==> flow/design.v <==
module storage(input pclk,input we,input pwrite,input [31:0]paddr,input [31:0]pwdata,input [3:0]pstrb,output reg [31:0]prdata);
  reg [31:0]memory[0:31];
  always @(posedge pclk) begin
    if(we) begin
      		if(pstrb==4'b0) begin
            	memory[paddr[4:0]]<=pwdata;
            end
            else begin
              if (pstrb[0]) memory[paddr[4:0]][7:0]   <= pwdata[7:0];
            	if (pstrb[1]) memory[paddr[4:0]][15:8]  <= pwdata[15:8];
           		if (pstrb[2]) memory[paddr[4:0]][23:16] <= pwdata[23:16];
            	if (pstrb[3]) memory[paddr[4:0]][31:24] <= pwdata[31:24];
            end
    end
  end
  always @(*) begin
    if(pwrite) prdata=32'b0;
    else prdata=memory[paddr[4:0]];
  end
endmodule
module apb_slave( 
    input pclk,
    input psel,
    input penable,
    input preset, 
    input [31:0]paddr,
    input pwrite,
    input [2:0]pprot,
    input [31:0]pwdata,
    input [3:0]pstrb,
    output reg [31:0]prdata,
    output reg pslverr,
    output reg pready
  );
   reg ready;
   wire [31:0]rdata;
   storage m1(pclk,psel & penable & pwrite,pwrite,paddr,pwdata,pstrb,rdata);
   always @(*) begin
     ready=1'b0;
     if(psel & penable & pwrite) begin
            ready=~pready;
          end
     else if(psel & penable & ~pwrite) begin
            ready=~pready;
          end
     else if( ~penable) begin
            ready=1'b0;
          end
     pslverr=1'b0;
   end
   always @(posedge pclk)begin
     pready<=ready;
     prdata<=rdata;
   end   
 endmodule
module apb_master(
  input pclk, 
  input preset,
  input [31:0]paddr,
  input pwrite,
  input [2:0]pprot,
  input [31:0]pwdata,
  input [3:0]pstrb,
  output  reg[31:0]prdata,
  output pslverr,
  output reg penable,
  output reg [3:0]psel,
  output reg pready
);
  wire [31:0] prdata0,prdata1,prdata2,prdata3;
  wire pslverr0,pslverr1,pslverr2,pslverr3;
  wire pready0,pready1,pready2,pready3;
  apb_slave slave0 (pclk,psel[0],penable,preset,paddr,pwrite,pprot,pwdata,pstrb,prdata0,pslverr0,pready0);
  apb_slave slave1 (pclk,psel[1],penable,preset,paddr,pwrite,pprot,pwdata,pstrb,prdata1,pslverr1,pready1);
  apb_slave slave2 (pclk,psel[2],penable,preset,paddr,pwrite,pprot,pwdata,pstrb,prdata2,pslverr2,pready2);
  apb_slave slave3 (pclk,psel[3],penable,preset,paddr,pwrite,pprot,pwdata,pstrb,prdata3,pslverr3,pready3); 
  assign pslverr=pslverr0|pslverr1|pslverr2|pslverr3;
  reg [1:0]state,nextstate;
  parameter idle=2'b0,setup=2'd1,access=2'd2;
  always@(posedge pclk)begin
      if(~preset) state<=idle;
      else state<=nextstate;
  end
  always @(*) begin
    nextstate=idle;
    penable=1'b0;
    case (state)
      idle : begin
        penable=1'b0;
        if(|paddr) nextstate=setup;
        else nextstate=idle;
      end
      setup : begin
        penable=1'b0;
        if(|paddr) nextstate=access;
        else nextstate=idle;
      end
      access:  begin
        penable=1'b1;
        if ( (paddr!=4'b0) && (pready==1'b1)) nextstate=setup;
        else if( (paddr==4'b0) && (pready==1'b1)) nextstate=idle;
        else nextstate=access;
      end
       default nextstate=idle;
    endcase
    case (paddr[31:30])
        2'b00 : begin
                psel=4'b0001;
                prdata=prdata0;
                end
        2'b01 : begin
                psel=4'b0010;
                prdata=prdata1;
                end
        2'b10 : begin
                psel=4'b0100;
                prdata=prdata2;
                end
        2'b11 : begin
                psel=4'b1000;
                prdata=prdata3;
                end
    endcase
    pready=pready0|pready1|pready2|pready3;
  end
endmodule
# --- From RTL to reports: apb_master ---
# Tool output for the design above, in the order of the flow.
# Lines are those of the file above, counted from 1.
# Operators carry their Yosys type and port widths (W data, S select, Z words).
# Cell names lack the library's common part.
design:
  design: "apb_master"
  clock_port: "pclk"
  cell_library: "sky130hd"
  lib_corner: "tt_025C_1v80"

# --- Word-level counts ---
# Source: Yosys, flattened and elaborated, memories not mapped. Widths are those after wreduce. Registers that Yosys merges into a memory's read port (data or address) are not register bits. Print and check cells do not count.
# Memory sizes are those after Yosys's memory passes, which may raise the word count (mostly to a power of two), join words into wider ones and drop unused or constant bits.
op_classes:
  muxes: 90
  n_eq: 5
  logic: 36
  reduce_logical: 8
ops:
  columns: ["cell", "n"]
  rows:
  - ["$mux W32", 29]
  - ["$pmux W32 S4", 1]
  - ["$mux W8", 16]
  - ["$mux W1", 39]
  - ["$logic_not A32 Y1", 1]
  - ["$reduce_bool A32 Y1", 1]
  - ["$reduce_or A32 Y1", 1]
  - ["$or A1 B1 Y1", 19]
  - ["$pmux W4 S4", 1]
  - ["$and A1 B1 Y1", 12]
  - ["$eq A2 B2 Y1 const B", 3]
  - ["$pmux W2 S3", 1]
  - ["$mux W2", 3]
  - ["$not A1 Y1", 5]
  - ["$eq A2 B1 Y1 const B", 2]
  - ["$logic_not A2 Y1", 2]
  - ["$logic_not A4 Y1", 1]
  - ["$logic_and A1 B1 Y1", 2]
bits:
  in_bits: 74
  memories: 4
  regBits: 6
  out_inout_bits: 39
  clocked_rd_ports_x_width: 128
  elab_cells: 148
  ram_bits: 4096
mem_list:
  columns: ["name", "size", "width", "read_ports", "wr", "line_no", "rtl"]
  rows:
  - ["slave0.m1.memory", 32, 32, 1, 1, 2, "reg [31:0]memory[0:31];"]
  - ["slave1.m1.memory", 32, 32, 1, 1, 2, null]
  - ["slave2.m1.memory", 32, 32, 1, 1, 2, null]
  - ["slave3.m1.memory", 32, 32, 1, 1, 2, null]

# --- Depth ---
# Yosys ltp: most cells in a row. Word level: on the elaborated netlist, between registers, memories and ports. Mapped: between sequential cells and ports; inverters and the memories' decode and read muxes count.
depth:
  depth_word: 7
  abc_area: 0
  ltp_mapped: 8
  ltp_nobuf: 4

# --- Mapped cells and area ---
# The flow's flattened synthesis, as Yosys stat reports it; memories are mapped. The netlist is that of the ABC_AREA named above (0 if unset); the other value can give another one.
# Totals and module areas in this step are rounded.
synth_totals:
  flip_flops: 4231
  buf_cells: 571
  area_um2: 161000
  stdcells: 8918
by_type:
  columns: ["type", "n"]
  rows:
  - ["edfxtp_1", 4096]
  - ["mux2i_1", 2048]
  - ["o22ai_1", 1025]
  - ["dfxtp_1", 135]
  - ["nor2_1", 516]
  - ["nor4_1", 262]
  - ["buf_2", 245]
  - ["clkbuf_1", 252]
  - ["mux4_2", 32]
  - ["a21oi_1", 129]
  - ["buf_1", 66]
  - ["nand2_1", 39]
  - ["nand3_1", 14]
  - ["nand4bb_1", 6]
  - ["nor2b_1", 9]
  - ["buf_4", 7]
  - ["or4b_1", 4]
  - ["nand4b_1", 4]
# Other cell types: 16; their cells: 29.
# The figures by module come from a second, unflattened synthesis with its own total; it is not the netlist above.
unflattened:
  hier_cells: 9127
  hier_area_um2: 162000
# Each row is one instance without its submodules.
by_module:
  columns: ["mod", "n_inst", "n_cells", "area_um2"]
  rows:
  - ["storage", 4, 2228, 39600]
  - ["apb_slave", 4, 37, 687]
  - ["apb_master", 1, 67, 980]

# --- Worst setup path after synthesis ---
# Path of least setup slack by OpenSTA after synthesis, without wires, with an ideal clock, recovery checks aside; 20% of the period is set as input and as output delay. Where synthesis merged equal registers, the netlist keeps one of their names.
synth_timing:
  kind: "input to output"
  start: "input port paddr[30]"
  end: "output port prdata[10]"
  required_ps: 6400
  path_stages: 3
  output_delay_ps: 1600
  t_first_pin_ps: 1600
  arrival_ps: 2875
  clock_period_ps: 8000
  path_slack_ps: 3525
  input_delay_ps: 1600
  delay_ps: 1275
  period_less_setup_slack_ps: 4475
# "delay_ps" is the arrival time less input delay plus setup time.
# At an output port there is no setup time.
# "path_stages": output pins that drive a net of the path, with the launching flip-flop's if there is one; two outputs of one cell count as two.
# "period_less_setup_slack_ps" = period - worst setup slack (recovery checks aside). The figure is calculated, with input and output delays left at 20% of the set period.
# Between the ends stands the longest chain of elaborated cells between them, by number of cells; it is not shown to be the way that was timed. Of several equally long chains one is given.
# A line is the first line of the expression or statement that the cell stems from. Yosys adds cells for indexed reads and writes and turns some case tables into memories.
synth_via:
  path_cell_list: "clkbuf_1 > buf_2 > mux4_2"
  elab_chain_len: 2
  cone_cells: 5
  classes_between: "3 x eq/ne; 1 x mux; 1 x reduce/logical"
synth_rtl:
  columns: ["item", "line_no", "rtl"]
  rows:
  - ["start, declared", 59, "input [31:0]paddr,"]
  - ["$eq A2 B2 Y1", 106, "case (paddr[31:30])"]
  - ["$pmux W32 S4", 106, null]
  - ["end, declared", 64, "output  reg[31:0]prdata,"]

# --- Path in the finished layout ---
# Path of least setup slack in the final report of stored run 1 (OpenROAD, finished layout, wires in). Where an end is a register, its clock arrival counts in the times.
# The path's times are printed in steps of 10 ps; the period is the one set.
layout_timing:
  kind: "input to register"
  start: "input port paddr[3]"
  end: "register slave0.prdata[29]"
  t_first_pin_ps: 660
  setup_ps: 170
  path_stages: 8
  path_slack_ps: -230
  required_ps: 4080
  clock_period_ps: 3310
  arrival_ps: 4300
  input_delay_ps: 660
layout_via:
  path_cell_list: "clkdlybuf4s50_1 > buf_2 > or4b_1 > clkbuf_4 > clkbuf_1 > o22ai_1 > nor4_4 > a21oi_1"
layout_rtl:
  columns: ["item", "line_no", "rtl"]
  rows:
  - ["start, declared", 59, "input [31:0]paddr,"]
  - ["end, declared", 31, "output reg [31:0]prdata,"]
# No chain of elaborated cells between the ends is given.

# Flow runs of apb_master

apb_master through Yosys and OpenROAD on sky130hd: 4 stored runs, unordered, with their settings and measured results. The constraints put input and output delay at 20% of the set period each and load the outputs with 0.01 pF.
"timing.achieved_period_ps": clock period set for the run, less the worst setup slack. It is reckoned from that one timing run; input and output delays stay at 20% of the period that was set.
"worst_path_ps" is the time allowed to the run's worst setup path (the clock period less input and output delay, where it has them) less its slack. Clock arrival times count: a late capture clock shortens it, a late launch clock lengthens it.
"totalPower_uw" is the tool's figure for a default switching activity; nothing was simulated.
"worst_path_ps" is given in steps of 10 ps.
The results are shown rounded.

--- stored run 1 ---
==> flow/run.sh <==
#!/bin/bash
# the make line also repeats the synthesis and layout settings of config.mk as NAME=value (left out here)
make -C /OpenROAD-flow-scripts/flow DESIGN_CONFIG=/design/flow/config.mk WORK_HOME=/design/flow/orfs CLKGATE_MAP_FILE= finish
==> flow/config.mk <==
export PLATFORM = sky130hd
export DESIGN_NAME = apb_master
export DESIGN_NICKNAME = apb_master
export VERILOG_FILES = /design/flow/design.v
export SDC_FILE = /design/flow/constraint.sdc
export NUM_CORES = 4
export LEC_CHECK = 0
export CAP_MARGIN = 25
export CELL_PAD_IN_SITES_DETAIL_PLACEMENT = 2
export CELL_PAD_IN_SITES_GLOBAL_PLACEMENT = 1
export CORE_ASPECT_RATIO = 1.92
export CORE_MARGIN = 7
export CORE_UTILIZATION = 43
export CTS_CLUSTER_DIAMETER = 307
export CTS_CLUSTER_SIZE = 35
export GPL_TIMING_DRIVEN = 0
export MAX_ROUTING_LAYER = met4
export PLACE_DENSITY = 0.38
export SETUP_SLACK_MARGIN = 0.12
export SLEW_MARGIN = 40
==> flow/constraint.sdc <==
create_clock -name core_clock -period 3.31 [get_ports {pclk}]
set_input_delay 0.6620 -clock core_clock [delete_from_list [all_inputs] [get_ports {pclk}]]
set_output_delay 0.6620 -clock core_clock [all_outputs]
set_load 0.01 [all_outputs]

==> results, as YAML <==
results:
  final_setup_ws_ps: -226
  totalPower_uw: 90500
  timing.achieved_period_ps: 3536
  worst_path_ps: 2870
  critical_path_type: "input to register"
  total_negative_slack_ps: -23800
  ys_area_um2: 161000
  fin_util_frac: 0.486
  ws_hold_ps: 72
  dieArea_um2: 392000
  cell_area_final_um2: 181000

--- stored run 2 ---
==> flow/run.sh <==
#!/bin/bash
# the make line also repeats the synthesis and layout settings of config.mk as NAME=value (left out here)
make -C /OpenROAD-flow-scripts/flow DESIGN_CONFIG=/design/flow/config.mk WORK_HOME=/design/flow/orfs CLKGATE_MAP_FILE= finish
==> flow/config.mk <==
export PLATFORM = sky130hd
export DESIGN_NAME = apb_master
export DESIGN_NICKNAME = apb_master
export VERILOG_FILES = /design/flow/design.v
export SDC_FILE = /design/flow/constraint.sdc
export NUM_CORES = 4
export LEC_CHECK = 0
export CAP_MARGIN = 30
export CELL_PAD_IN_SITES_DETAIL_PLACEMENT = 2
export CELL_PAD_IN_SITES_GLOBAL_PLACEMENT = 1
export CORE_ASPECT_RATIO = 1.92
export CORE_MARGIN = 7
export CORE_UTILIZATION = 43
export CTS_CLUSTER_DIAMETER = 307
export CTS_CLUSTER_SIZE = 35
export GPL_TIMING_DRIVEN = 0
export HOLD_SLACK_MARGIN = 0.03
export MAX_ROUTING_LAYER = met5
export PLACE_DENSITY_LB_ADDON = 0.0
export SETUP_SLACK_MARGIN = 0.12
export SLEW_MARGIN = 40
==> flow/constraint.sdc <==
create_clock -name core_clock -period 3.31 [get_ports {pclk}]
set_input_delay 0.6620 -clock core_clock [delete_from_list [all_inputs] [get_ports {pclk}]]
set_output_delay 0.6620 -clock core_clock [all_outputs]
set_load 0.01 [all_outputs]

==> results, as YAML <==
results:
  dieArea_um2: 392000
  worst_path_ps: 2730
  critical_path_type: "input to register"
  fin_util_frac: 0.486
  timing.achieved_period_ps: 3396
  totalPower_uw: 90800
  ys_area_um2: 161000
  cell_area_final_um2: 181000
  final_setup_ws_ps: -86
  ws_hold_ps: 97
  total_negative_slack_ps: -1550

--- stored run 3 ---
==> flow/run.sh <==
#!/bin/bash
# the make line also repeats the synthesis and layout settings of config.mk as NAME=value (left out here)
make -C /OpenROAD-flow-scripts/flow DESIGN_CONFIG=/design/flow/config.mk WORK_HOME=/design/flow/orfs CLKGATE_MAP_FILE= finish
==> flow/config.mk <==
export PLATFORM = sky130hd
export DESIGN_NAME = apb_master
export DESIGN_NICKNAME = apb_master
export VERILOG_FILES = /design/flow/design.v
export SDC_FILE = /design/flow/constraint.sdc
export NUM_CORES = 4
export LEC_CHECK = 0
export CAP_MARGIN = 25
export CELL_PAD_IN_SITES_DETAIL_PLACEMENT = 2
export CORE_ASPECT_RATIO = 0.9
export CORE_MARGIN = 7
export CORE_UTILIZATION = 43
export CTS_CLUSTER_DIAMETER = 307
export CTS_CLUSTER_SIZE = 35
export GPL_TIMING_DRIVEN = 0
export MAX_ROUTING_LAYER = met4
export PLACE_DENSITY = 0.38
export SETUP_SLACK_MARGIN = 0.12
export SLEW_MARGIN = 0
==> flow/constraint.sdc <==
create_clock -name core_clock -period 3.31 [get_ports {pclk}]
set_input_delay 0.6620 -clock core_clock [delete_from_list [all_inputs] [get_ports {pclk}]]
set_output_delay 0.6620 -clock core_clock [all_outputs]
set_load 0.01 [all_outputs]

==> results, as YAML <==
results:
  cell_area_final_um2: 179000
  totalPower_uw: 90100
  fin_util_frac: 0.483
  dieArea_um2: 391000
  ys_area_um2: 161000
  final_setup_ws_ps: -303
  total_negative_slack_ps: -51400
  timing.achieved_period_ps: 3613
  worst_path_ps: 2950
  critical_path_type: "input to register"
  ws_hold_ps: 161

--- stored run 4 ---
==> flow/run.sh <==
#!/bin/bash
# the make line also repeats the synthesis and layout settings of config.mk as NAME=value (left out here)
make -C /OpenROAD-flow-scripts/flow DESIGN_CONFIG=/design/flow/config.mk WORK_HOME=/design/flow/orfs CLKGATE_MAP_FILE= finish
==> flow/config.mk <==
export PLATFORM = sky130hd
export DESIGN_NAME = apb_master
export DESIGN_NICKNAME = apb_master
export VERILOG_FILES = /design/flow/design.v
export SDC_FILE = /design/flow/constraint.sdc
export NUM_CORES = 4
export LEC_CHECK = 0
export ABC_AREA = 1
export CAP_MARGIN = 5
export CELL_PAD_IN_SITES_DETAIL_PLACEMENT = 1
export CELL_PAD_IN_SITES_GLOBAL_PLACEMENT = 1
export CORE_MARGIN = 2
export CORE_UTILIZATION = 42
export CTS_CLUSTER_DIAMETER = 298
export CTS_CLUSTER_SIZE = 10
export MIN_ROUTING_LAYER = met2
export PLACE_DENSITY = 0.6
export SETUP_SLACK_MARGIN = 0.37
export SLEW_MARGIN = 40
==> flow/constraint.sdc <==
create_clock -name core_clock -period 4.13 [get_ports {pclk}]
set_input_delay 0.8260 -clock core_clock [delete_from_list [all_inputs] [get_ports {pclk}]]
set_output_delay 0.8260 -clock core_clock [all_outputs]
set_load 0.01 [all_outputs]

==> results, as YAML <==
results:
  timing.achieved_period_ps: 3746
  ys_area_um2: 174000
  dieArea_um2: 419000
  ws_hold_ps: 54
  totalPower_uw: 91600
  worst_path_ps: 2920
  critical_path_type: "register to output"
  cell_area_final_um2: 201000
  final_setup_ws_ps: 384
  fin_util_frac: 0.487
  total_negative_slack_ps: 0
